==> flow/design.v <==
`timescale 1ns / 1ps
module cordic_advanced #(
    parameter DATA_WIDTH = 18,           
    parameter ANGLE_WIDTH = 32,          
    parameter ITERATIONS = 18,           
    parameter PIPELINE_STAGES = 18       
)(
    input  wire                         clk,
    input  wire                         rst_n,
    input  wire                         enable,
    input  wire signed [DATA_WIDTH-1:0] x_in,
    input  wire signed [DATA_WIDTH-1:0] y_in,
    input  wire signed [ANGLE_WIDTH-1:0] z_in,           
    input  wire                         data_valid_in,
    output wire                         data_ready_out,
    output wire signed [DATA_WIDTH:0]   x_out,
    output wire signed [DATA_WIDTH:0]   y_out,
    output wire signed [ANGLE_WIDTH-1:0] z_out,
    output wire                         data_valid_out,
    input  wire                         data_ready_in,
    output wire                         overflow,
    output wire [15:0]                  iterations_count,
    output wire [31:0]                  throughput_counter
);
    localparam real CORDIC_GAIN = 1.646760258121;
    localparam signed [DATA_WIDTH-1:0] K_INVERSE = 
        (DATA_WIDTH == 16) ? 16'd19898 :
        (DATA_WIDTH == 18) ? 18'd79593 :
        (DATA_WIDTH == 20) ? 20'd318371 : 16'd19898;
    function [ANGLE_WIDTH-1:0] atan_lut;
        input integer idx;
        begin
            case(idx)
                0:  atan_lut = 32'h20000000;   
                1:  atan_lut = 32'h12E4051E;   
                2:  atan_lut = 32'h09FB385B;   
                3:  atan_lut = 32'h051111D4;   
                4:  atan_lut = 32'h028B0D43;   
                5:  atan_lut = 32'h0145D7E1;   
                6:  atan_lut = 32'h00A2F61E;   
                7:  atan_lut = 32'h00517C55;   
                8:  atan_lut = 32'h0028BE53;   
                9:  atan_lut = 32'h00145F2E;   
                10: atan_lut = 32'h000A2F98;   
                11: atan_lut = 32'h000517CC;   
                12: atan_lut = 32'h00028BE6;   
                13: atan_lut = 32'h000145F3;   
                14: atan_lut = 32'h0000A2F9;
                15: atan_lut = 32'h0000517D;
                16: atan_lut = 32'h000028BE;
                17: atan_lut = 32'h0000145F;
                18: atan_lut = 32'h00000A2F;
                19: atan_lut = 32'h00000518;
                20: atan_lut = 32'h0000028C;
                21: atan_lut = 32'h00000146;
                22: atan_lut = 32'h000000A3;
                23: atan_lut = 32'h00000051;
                24: atan_lut = 32'h00000028;
                25: atan_lut = 32'h00000014;
                26: atan_lut = 32'h0000000A;
                27: atan_lut = 32'h00000005;
                28: atan_lut = 32'h00000002;
                29: atan_lut = 32'h00000001;
                default: atan_lut = 32'h00000000;
            endcase
        end
    endfunction
    reg signed [DATA_WIDTH:0]   x_pipe [0:PIPELINE_STAGES];
    reg signed [DATA_WIDTH:0]   y_pipe [0:PIPELINE_STAGES];
    reg signed [ANGLE_WIDTH-1:0] z_pipe [0:PIPELINE_STAGES];
    reg                         valid_pipe [0:PIPELINE_STAGES];
    reg [15:0] iteration_counter;
    reg [31:0] throughput_cnt;
    reg        overflow_flag;
    assign data_ready_out = enable;
    assign data_valid_out = valid_pipe[PIPELINE_STAGES];
    assign iterations_count = iteration_counter;
    assign throughput_counter = throughput_cnt;
    assign overflow = overflow_flag;
    wire [1:0] quadrant;
    assign quadrant = z_in[ANGLE_WIDTH-1:ANGLE_WIDTH-2];
    always @(posedge clk or negedge rst_n) begin
        if (!rst_n) begin
            x_pipe[0] <= 0;
            y_pipe[0] <= 0;
            z_pipe[0] <= 0;
            valid_pipe[0] <= 0;
        end else if (enable && data_valid_in) begin
            valid_pipe[0] <= 1'b1;
            case (quadrant)
                2'b00, 2'b11: begin   
                    x_pipe[0] <= {x_in[DATA_WIDTH-1], x_in};
                    y_pipe[0] <= {y_in[DATA_WIDTH-1], y_in};
                    z_pipe[0] <= z_in;
                end
                2'b01: begin   
                    x_pipe[0] <= -{y_in[DATA_WIDTH-1], y_in};
                    y_pipe[0] <= {x_in[DATA_WIDTH-1], x_in};
                    z_pipe[0] <= {2'b00, z_in[ANGLE_WIDTH-3:0]};
                end
                2'b10: begin   
                    x_pipe[0] <= {y_in[DATA_WIDTH-1], y_in};
                    y_pipe[0] <= -{x_in[DATA_WIDTH-1], x_in};
                    z_pipe[0] <= {2'b11, z_in[ANGLE_WIDTH-3:0]};
                end
            endcase
        end else if (enable) begin
            valid_pipe[0] <= 0;
        end
    end
    genvar i;
    generate
        for (i = 0; i < PIPELINE_STAGES; i = i + 1) begin : cordic_pipeline
            wire decision_sign;
            wire signed [DATA_WIDTH:0] x_shifted, y_shifted;
            assign x_shifted = x_pipe[i] >>> i;
            assign y_shifted = y_pipe[i] >>> i;
            assign decision_sign = z_pipe[i][ANGLE_WIDTH-1];
            always @(posedge clk or negedge rst_n) begin
                if (!rst_n) begin
                    x_pipe[i+1] <= 0;
                    y_pipe[i+1] <= 0;
                    z_pipe[i+1] <= 0;
                    valid_pipe[i+1] <= 0;
                end else if (enable) begin
                    valid_pipe[i+1] <= valid_pipe[i];
                    if (valid_pipe[i]) begin
                        if (decision_sign) begin   
                            x_pipe[i+1] <= x_pipe[i] + y_shifted;
                            y_pipe[i+1] <= y_pipe[i] - x_shifted;
                            z_pipe[i+1] <= z_pipe[i] + atan_lut(i);
                        end else begin   
                            x_pipe[i+1] <= x_pipe[i] - y_shifted;
                            y_pipe[i+1] <= y_pipe[i] + x_shifted;
                            z_pipe[i+1] <= z_pipe[i] - atan_lut(i);
                        end
                    end else begin
                        x_pipe[i+1] <= x_pipe[i];
                        y_pipe[i+1] <= y_pipe[i];
                        z_pipe[i+1] <= z_pipe[i];
                    end
                end
            end
        end
    endgenerate
    assign x_out = x_pipe[PIPELINE_STAGES];
    assign y_out = y_pipe[PIPELINE_STAGES];
    assign z_out = z_pipe[PIPELINE_STAGES];
    always @(posedge clk or negedge rst_n) begin
        if (!rst_n) begin
            overflow_flag <= 0;
        end else begin
            if (valid_pipe[PIPELINE_STAGES]) begin
                overflow_flag <= (x_pipe[PIPELINE_STAGES] == {1'b1, {DATA_WIDTH{1'b0}}}) ||
                                 (y_pipe[PIPELINE_STAGES] == {1'b1, {DATA_WIDTH{1'b0}}});
            end
        end
    end
    always @(posedge clk or negedge rst_n) begin
        if (!rst_n) begin
            iteration_counter <= 0;
            throughput_cnt <= 0;
        end else begin
            if (data_valid_in && enable)
                iteration_counter <= iteration_counter + 1;
            if (data_valid_out && data_ready_in)
                throughput_cnt <= throughput_cnt + 1;
        end
    end
endmodule
module cordic_sincos #(
    parameter DATA_WIDTH = 18,
    parameter ANGLE_WIDTH = 32,
    parameter PIPELINE_STAGES = 18
)(
    input  wire                         clk,
    input  wire                         rst_n,
    input  wire                         enable,
    input  wire signed [ANGLE_WIDTH-1:0] angle,
    input  wire                         angle_valid,
    output wire                         angle_ready,
    output wire signed [DATA_WIDTH:0]   cos_out,
    output wire signed [DATA_WIDTH:0]   sin_out,
    output wire                         result_valid,
    input  wire                         result_ready
);
    localparam signed [DATA_WIDTH-1:0] K_INV = 
        (DATA_WIDTH == 16) ? 16'd19898 :
        (DATA_WIDTH == 18) ? 18'd79593 :
        (DATA_WIDTH == 20) ? 20'd318371 : 16'd19898;
    wire overflow;
    wire [15:0] iter_count;
    wire [31:0] throughput;
    cordic_advanced #(
        .DATA_WIDTH(DATA_WIDTH),
        .ANGLE_WIDTH(ANGLE_WIDTH),
        .ITERATIONS(PIPELINE_STAGES),
        .PIPELINE_STAGES(PIPELINE_STAGES)
    ) cordic_core (
        .clk(clk),
        .rst_n(rst_n),
        .enable(enable),
        .x_in(K_INV),
        .y_in({DATA_WIDTH{1'b0}}),
        .z_in(angle),
        .data_valid_in(angle_valid),
        .data_ready_out(angle_ready),
        .x_out(cos_out),
        .y_out(sin_out),
        .z_out(),
        .data_valid_out(result_valid),
        .data_ready_in(result_ready),
        .overflow(overflow),
        .iterations_count(iter_count),
        .throughput_counter(throughput)
    );
endmodule
==> reports on cordic_advanced <==
* From RTL to reports: cordic_advanced
Tool output for the design above before and after an edit, in the order of the flow.
Lines under "original" count in the file above, lines under "edited" in the edited file.
"difference": "edited" minus "original" as printed here.
Not given: -
- Top :: cordic_advanced
- Clock port :: clk
- Standard-cell library :: sky130hd
- Library corner :: tt_025C_1v80

* Diff
Unified diff, file above to edited file.
A script made this edit. It changes what the design does and was not meant as an optimisation.
#+begin_src diff
@@ -1,5 +1,5 @@
 `timescale 1ns / 1ps
 module cordic_advanced #(
-    parameter DATA_WIDTH = 18,           
+    parameter DATA_WIDTH = 27,           
     parameter ANGLE_WIDTH = 32,          
     parameter ITERATIONS = 18,           
#+end_src

* Word-level counts
Counts by Yosys on the flattened word-level netlist (proc, flatten, opt, wreduce). Print and check cells are left out. Cells with the same type and inputs are merged into one.
** Bit counts
- register bits :: original 1398, edited 1740, difference +342
- bits of input ports :: original 73, edited 91, difference +18
- output and inout port bits :: original 121, edited 139, difference +18
- cells after elaboration :: original 314, edited 314, difference 0
** Operators by class
- add/sub/neg operators :: original 111, edited 111, difference 0
- equal/unequal tests :: original 5, edited 5, difference 0
- muxes and demuxes :: original 113, edited 113, difference 0
- reductions and logical operators :: original 6, edited 6, difference 0
** Operators with widths
- 19-bit 2-to-1 mux :: original 72, edited 0, difference -72
- 28-bit 2-to-1 mux :: original 0, edited 72, difference +72
- 19-bit by 10-bit adder with 19-bit output :: original 2, edited 0, difference -2
- 19-bit by 11-bit adder with 19-bit output :: original 2, edited 0, difference -2
- 19-bit by 12-bit adder with 19-bit output :: original 2, edited 0, difference -2
- 19-bit by 13-bit adder with 19-bit output :: original 2, edited 0, difference -2
- 19-bit by 14-bit adder with 19-bit output :: original 2, edited 0, difference -2
- 19-bit by 15-bit adder with 19-bit output :: original 2, edited 0, difference -2
- 19-bit by 16-bit adder with 19-bit output :: original 2, edited 0, difference -2
- 19-bit by 17-bit adder with 19-bit output :: original 2, edited 0, difference -2
- 19-bit by 18-bit adder with 19-bit output :: original 2, edited 0, difference -2
- 19-bit by 2-bit adder with 19-bit output :: original 2, edited 0, difference -2
- 19-bit by 3-bit adder with 19-bit output :: original 2, edited 0, difference -2
- 19-bit by 4-bit adder with 19-bit output :: original 2, edited 0, difference -2
- 19-bit by 5-bit adder with 19-bit output :: original 2, edited 0, difference -2
- 19-bit by 6-bit adder with 19-bit output :: original 2, edited 0, difference -2
- 19-bit by 7-bit adder with 19-bit output :: original 2, edited 0, difference -2
- 19-bit by 8-bit adder with 19-bit output :: original 2, edited 0, difference -2
- 19-bit by 9-bit adder with 19-bit output :: original 2, edited 0, difference -2
- 19-bit == test with constant B :: original 2, edited 0, difference -2
- 19-bit negator :: original 2, edited 0, difference -2
- 19-bit parallel mux with 3-bit select :: original 2, edited 0, difference -2
- 19-bit by 10-bit subtractor with 19-bit output :: original 2, edited 0, difference -2
- 19-bit by 11-bit subtractor with 19-bit output :: original 2, edited 0, difference -2
- 19-bit by 12-bit subtractor with 19-bit output :: original 2, edited 0, difference -2
- 19-bit by 13-bit subtractor with 19-bit output :: original 2, edited 0, difference -2
- 19-bit by 14-bit subtractor with 19-bit output :: original 2, edited 0, difference -2
- 19-bit by 15-bit subtractor with 19-bit output :: original 2, edited 0, difference -2
Not every row of either side is listed.

* Longest topological paths
Longest topological path by Yosys (ltp), each cell counted once; first at word level (registers and memories cut), then after technology mapping (sequential cells cut; the memories' decode and read muxes count).
** Logic depth
- word-level depth :: original 3, edited 3, difference 0
- ABC_AREA :: original 0, edited 0
- gate-level depth with buffers :: original 18, edited 21, difference +3
- gate-level depth less buffers :: original 18, edited 21, difference +3

* Netlist
Yosys stat after the flow's synthesis: flattened, memories mapped to cells. It holds for the ABC_AREA given above (unset counts as 0); a run with the other value may have another netlist.
** Cells by type
- sky130_fd_sc_hd__a21oi_1 :: original 2076, edited 2817, difference +741
- sky130_fd_sc_hd__nor2_1 :: original 1896, edited 2542, difference +646
- sky130_fd_sc_hd__o21ai_0 :: original 582, edited 967, difference +385
- sky130_fd_sc_hd__dfrtp_1 :: original 1398, edited 1740, difference +342
- sky130_fd_sc_hd__xnor2_1 :: original 908, edited 1242, difference +334
- sky130_fd_sc_hd__ha_1 :: original 1266, edited 1594, difference +328
- sky130_fd_sc_hd__a21o_1 :: original 551, edited 811, difference +260
- sky130_fd_sc_hd__nand2_1 :: original 841, edited 1083, difference +242
- sky130_fd_sc_hd__xor2_1 :: original 376, edited 597, difference +221
- sky130_fd_sc_hd__clkbuf_1 :: original 525, edited 728, difference +203
- sky130_fd_sc_hd__nor3_1 :: original 294, edited 447, difference +153
- sky130_fd_sc_hd__mux2i_1 :: original 776, edited 918, difference +142
- sky130_fd_sc_hd__inv_1 :: original 544, edited 680, difference +136
- sky130_fd_sc_hd__o21ai_1 :: original 130, edited 7, difference -123
- sky130_fd_sc_hd__a31oi_1 :: original 185, edited 307, difference +122
- sky130_fd_sc_hd__o21a_1 :: original 131, edited 253, difference +122
- sky130_fd_sc_hd__nor2b_1 :: original 192, edited 304, difference +112
- sky130_fd_sc_hd__nand3_1 :: original 313, edited 399, difference +86
Not every row of either side is listed.
** Synthesis totals
- mapped cells :: original 14926, edited 20182, difference +5256
- synthesis area (µm²) :: original 123893.8, edited 164175.0, difference +40281.2
- sequential part of the area (µm²) :: original 34983.6, edited 43541.8, difference +8558.2
- mapped flip-flops :: original 1398, edited 1740, difference +342
- buffer cells :: original 636, edited 870, difference +234

* Path before layout
Path of least setup slack by OpenSTA after synthesis, without wires, with an ideal clock, recovery checks aside; 20% of the period is set as input and as output delay. Where synthesis merged equal registers, the netlist keeps one of their names.
** Path after synthesis
- path type :: original register to register, edited register to register
- from :: original register z_pipe[7][31], edited register z_pipe[6][31]
- to :: original register z_pipe[8][30], edited register y_pipe[7][25]
- clock period (ps) :: original 4500, edited 4500, difference 0
- setup time (ps) :: original 126, edited 126, difference 0
- time at the first pin (ps) :: original 0, edited 0, difference 0
- arrival time (ps) :: original 3976, edited 4407, difference +431
- data required time (ps) :: original 4374, edited 4374, difference 0
- path slack (ps) :: original 397, edited -33, difference -430
- delay of the path (ps) :: original 4102, edited 4533, difference +431
- stages :: original 16, edited 20, difference +4
- buffers on the path :: original 2, edited 1, difference -1
- synthesis period reached (ps) :: original 4103, edited 4533, difference +430
"delay of the path" is the arrival time less input delay plus setup time.
"stages" counts driving pins, that of a launching flip-flop among them; a cell with two outputs on the path counts twice.
"synthesis period reached" is the clock period less the worst setup slack; recovery checks do not enter. This is arithmetic on one report: input and output delays are still those of the set period (20% each).
Between the ends stands the longest chain of elaborated cells between them, by number of cells; it is not shown to be the way that was timed. Of several equally long chains one is given.
Each line given opens the expression or statement behind the cell; cells for indexed reads and writes are added by Yosys, which also makes memories of some case tables.
A register here has more assigning lines than the two given.
On the way, after synthesis, original:
- Cells stage by stage :: sky130_fd_sc_hd__dfrtp_1 > sky130_fd_sc_hd__clkbuf_1 > sky130_fd_sc_hd__clkbuf_1 > sky130_fd_sc_hd__inv_1 > sky130_fd_sc_hd__fa_1 > sky130_fd_sc_hd__a21o_1 > sky130_fd_sc_hd__a21oi_2 > sky130_fd_sc_hd__o21ai_1 > sky130_fd_sc_hd__a311oi_2 > sky130_fd_sc_hd__o21ai_1 > sky130_fd_sc_hd__a22oi_2 > sky130_fd_sc_hd__a211oi_1 > sky130_fd_sc_hd__a21o_1 > sky130_fd_sc_hd__a221oi_2 > sky130_fd_sc_hd__mux2i_1 > sky130_fd_sc_hd__a311o_1
- Cells in the longest elaborated chain :: 2
- Elaborated cells between the ends (all ways) :: 2
- RTL lines with such cells :: 2
- Classes of those cells :: mux: 2
** Ends and longest elaborated chain, after synthesis, original
- start: declaration :: RTL line 70 : reg signed [ANGLE_WIDTH-1:0] z_pipe [0:PIPELINE_STAGES];
- start: assignment :: RTL line 131 : z_pipe[i+1] <= z_pipe[i] + atan_lut(i);
- start: assignment :: RTL line 135 : z_pipe[i+1] <= z_pipe[i] - atan_lut(i);
- 32-bit 2-to-1 mux :: RTL line 128 : if (decision_sign) begin
- 32-bit 2-to-1 mux :: RTL line 127 : if (valid_pipe[i]) begin
- end: assignment :: RTL line 131
- end: assignment :: RTL line 135
- end: declaration :: RTL line 70
On the way, after synthesis, edited:
- Cells stage by stage :: sky130_fd_sc_hd__dfrtp_1 > sky130_fd_sc_hd__clkbuf_1 > sky130_fd_sc_hd__clkinv_1 > sky130_fd_sc_hd__o31ai_1 > sky130_fd_sc_hd__o21ai_0 > sky130_fd_sc_hd__a21oi_1 > sky130_fd_sc_hd__o21ai_0 > sky130_fd_sc_hd__xnor2_1 > sky130_fd_sc_hd__ha_1 > sky130_fd_sc_hd__nand2_1 > sky130_fd_sc_hd__nand2_1 > sky130_fd_sc_hd__a21o_1 > sky130_fd_sc_hd__a21o_1 > sky130_fd_sc_hd__a21o_1 > sky130_fd_sc_hd__a21oi_1 > sky130_fd_sc_hd__o21ai_0 > sky130_fd_sc_hd__a21o_1 > sky130_fd_sc_hd__a21oi_1 > sky130_fd_sc_hd__mux2i_1 > sky130_fd_sc_hd__a311o_1
- Cells in the longest elaborated chain :: 2
- Elaborated cells between the ends (all ways) :: 2
- RTL lines with such cells :: 2
- Classes of those cells :: mux: 2
** Ends and longest elaborated chain, after synthesis, edited
- start: declaration :: RTL line 70 : reg signed [ANGLE_WIDTH-1:0] z_pipe [0:PIPELINE_STAGES];
- start: assignment :: RTL line 131 : z_pipe[i+1] <= z_pipe[i] + atan_lut(i);
- start: assignment :: RTL line 135 : z_pipe[i+1] <= z_pipe[i] - atan_lut(i);
- 28-bit 2-to-1 mux :: RTL line 128 : if (decision_sign) begin
- 28-bit 2-to-1 mux :: RTL line 127 : if (valid_pipe[i]) begin
- end: assignment :: RTL line 130 : y_pipe[i+1] <= y_pipe[i] - x_shifted;
- end: assignment :: RTL line 134 : y_pipe[i+1] <= y_pipe[i] + x_shifted;
- end: declaration :: RTL line 69 : reg signed [DATA_WIDTH:0]   y_pipe [0:PIPELINE_STAGES];

* Path in the finished layout
Path of least setup slack in the final report of the runs of pair A (OpenROAD, finished layout, wires in). Where an end is a register, its clock arrival counts in the times.
The report prints the path's times to 10 ps; the period is as set.
** Path post-layout
- path type :: original register to register, edited register to register
- from :: original register x_pipe[12][12], edited register y_pipe[4][7]
- to :: original register y_pipe[13][17], edited register x_pipe[5][17]
- clock period (ps) :: original 4320, edited 4320, difference 0
- setup time (ps) :: original 160, edited 160, difference 0
- time at the first pin (ps) :: original 840, edited 930, difference +90
- arrival time (ps) :: original 4680, edited 4990, difference +310
- data required time (ps) :: original 5000, edited 5100, difference +100
- path slack (ps) :: original 320, edited 120, difference -200
- stages :: original 16, edited 20, difference +4
- buffers on the path :: original 0, edited 3, difference +3
Between the ends stands the longest chain of elaborated cells between them, by number of cells; it is not shown to be the way that was timed. Of several equally long chains one is given.
A register here has more assigning lines than the two given.
On the way, post-layout, original:
- Cells stage by stage :: sky130_fd_sc_hd__dfrtp_1 > sky130_fd_sc_hd__inv_1 > sky130_fd_sc_hd__ha_1 > sky130_fd_sc_hd__nor3b_2 > sky130_fd_sc_hd__nand2_1 > sky130_fd_sc_hd__ha_1 > sky130_fd_sc_hd__inv_1 > sky130_fd_sc_hd__o21ai_0 > sky130_fd_sc_hd__ha_1 > sky130_fd_sc_hd__and3_1 > sky130_fd_sc_hd__a211oi_1 > sky130_fd_sc_hd__o41ai_1 > sky130_fd_sc_hd__a31oi_1 > sky130_fd_sc_hd__a21oi_1 > sky130_fd_sc_hd__xnor2_1 > sky130_fd_sc_hd__o221ai_1
- Cells in the longest elaborated chain :: 3
- Elaborated cells between the ends (all ways) :: 4
- RTL lines with such cells :: 4
- Classes of those cells :: add/sub: 2; mux: 2
** Ends and longest elaborated chain, post-layout, original
- start: declaration :: RTL line 68 : reg signed [DATA_WIDTH:0]   x_pipe [0:PIPELINE_STAGES];
- start: assignment :: RTL line 129 : x_pipe[i+1] <= x_pipe[i] + y_shifted;
- start: assignment :: RTL line 133 : x_pipe[i+1] <= x_pipe[i] - y_shifted;
- 19-bit by 7-bit adder with 19-bit output :: RTL line 134 : y_pipe[i+1] <= y_pipe[i] + x_shifted;
- 19-bit 2-to-1 mux :: RTL line 128 : if (decision_sign) begin
- 19-bit 2-to-1 mux :: RTL line 127 : if (valid_pipe[i]) begin
- end: assignment :: RTL line 130 : y_pipe[i+1] <= y_pipe[i] - x_shifted;
- end: assignment :: RTL line 134
- end: declaration :: RTL line 69 : reg signed [DATA_WIDTH:0]   y_pipe [0:PIPELINE_STAGES];
On the way, post-layout, edited:
- Cells stage by stage :: sky130_fd_sc_hd__dfrtp_1 > sky130_fd_sc_hd__or4_4 > sky130_fd_sc_hd__nor2_4 > sky130_fd_sc_hd__nand3b_1 > sky130_fd_sc_hd__buf_4 > sky130_fd_sc_hd__nor2_2 > sky130_fd_sc_hd__nor2_1 > sky130_fd_sc_hd__xor2_1 > sky130_fd_sc_hd__buf_4 > sky130_fd_sc_hd__ha_1 > sky130_fd_sc_hd__o21ai_1 > sky130_fd_sc_hd__a21oi_1 > sky130_fd_sc_hd__o21a_1 > sky130_fd_sc_hd__o21ai_0 > sky130_fd_sc_hd__a21oi_1 > sky130_fd_sc_hd__a2111oi_0 > sky130_fd_sc_hd__buf_4 > sky130_fd_sc_hd__a21oi_1 > sky130_fd_sc_hd__mux2_2 > sky130_fd_sc_hd__o311ai_0
- Cells in the longest elaborated chain :: 3
- Elaborated cells between the ends (all ways) :: 4
- RTL lines with such cells :: 4
- Classes of those cells :: add/sub: 2; mux: 2
** Ends and longest elaborated chain, post-layout, edited
- start: declaration :: RTL line 69 : reg signed [DATA_WIDTH:0]   y_pipe [0:PIPELINE_STAGES];
- start: assignment :: RTL line 130 : y_pipe[i+1] <= y_pipe[i] - x_shifted;
- start: assignment :: RTL line 134 : y_pipe[i+1] <= y_pipe[i] + x_shifted;
- 28-bit by 24-bit subtractor with 28-bit output :: RTL line 133 : x_pipe[i+1] <= x_pipe[i] - y_shifted;
- 28-bit 2-to-1 mux :: RTL line 128 : if (decision_sign) begin
- 28-bit 2-to-1 mux :: RTL line 127 : if (valid_pipe[i]) begin
- end: assignment :: RTL line 129 : x_pipe[i+1] <= x_pipe[i] + y_shifted;
- end: assignment :: RTL line 133
- end: declaration :: RTL line 68 : reg signed [DATA_WIDTH:0]   x_pipe [0:PIPELINE_STAGES];

* Flow runs
Runs of the flow (Yosys, OpenROAD) on both versions; the two runs of a pair have the same settings. The constraints put input and output delay at 20% of the set period each and load the outputs with 0.01 pF.
Flow settings, pair A:
- period_ns :: 4.32
- CAP_MARGIN :: 20
- CORE_MARGIN :: 2
- CORE_UTILIZATION :: 40
- SLEW_MARGIN :: 20
** Final reports, pair A
- mapped cell area after synthesis (µm²) :: original 123893.8, edited 164175.0, difference +40281.2
- full die area (µm²) :: original 314205.0, edited 415580.0, difference +101375.0
- final design utilization (%) :: original 44.5, edited 46.5, difference +2.0
- lowest setup slack (ps) :: original 317, edited 118, difference -199
- sum of negative setup slack (ps) :: original 0, edited 0, difference 0
- period reached (ps) :: original 4003, edited 4202, difference +199
Flow settings, pair B:
- ABC_AREA :: 0
- CELL_PAD_IN_SITES_DETAIL_PLACEMENT :: 2
- CELL_PAD_IN_SITES_GLOBAL_PLACEMENT :: 0
- CORE_UTILIZATION :: 18
- CTS_CLUSTER_SIZE :: 86
- GPL_ROUTABILITY_DRIVEN :: 1
- GPL_TIMING_DRIVEN :: 0
- MAX_ROUTING_LAYER :: met5
- PLACE_DENSITY_LB_ADDON :: 0.09
- SETUP_SLACK_MARGIN :: 1.94
- SLEW_MARGIN :: 20
- TNS_END_PERCENT :: 90
- period_ns :: 7.43
- CAP_MARGIN :: 20
- CORE_MARGIN :: 2
** Final reports, pair B
- mapped cell area after synthesis (µm²) :: original 123893.8, edited 164175.0, difference +40281.2
- full die area (µm²) :: original 694947.0, edited 919739.0, difference +224792.0
- final design utilization (%) :: original 21.6, edited 21.6, difference 0.0
- lowest setup slack (ps) :: original 2203, edited 2043, difference -160
- sum of negative setup slack (ps) :: original 0, edited 0, difference 0
- period reached (ps) :: original 5227, edited 5387, difference +160
By "period reached" is meant the clock period of the run minus its worst setup slack. This is arithmetic on one report: input and output delays are still those of the set period (20% each).
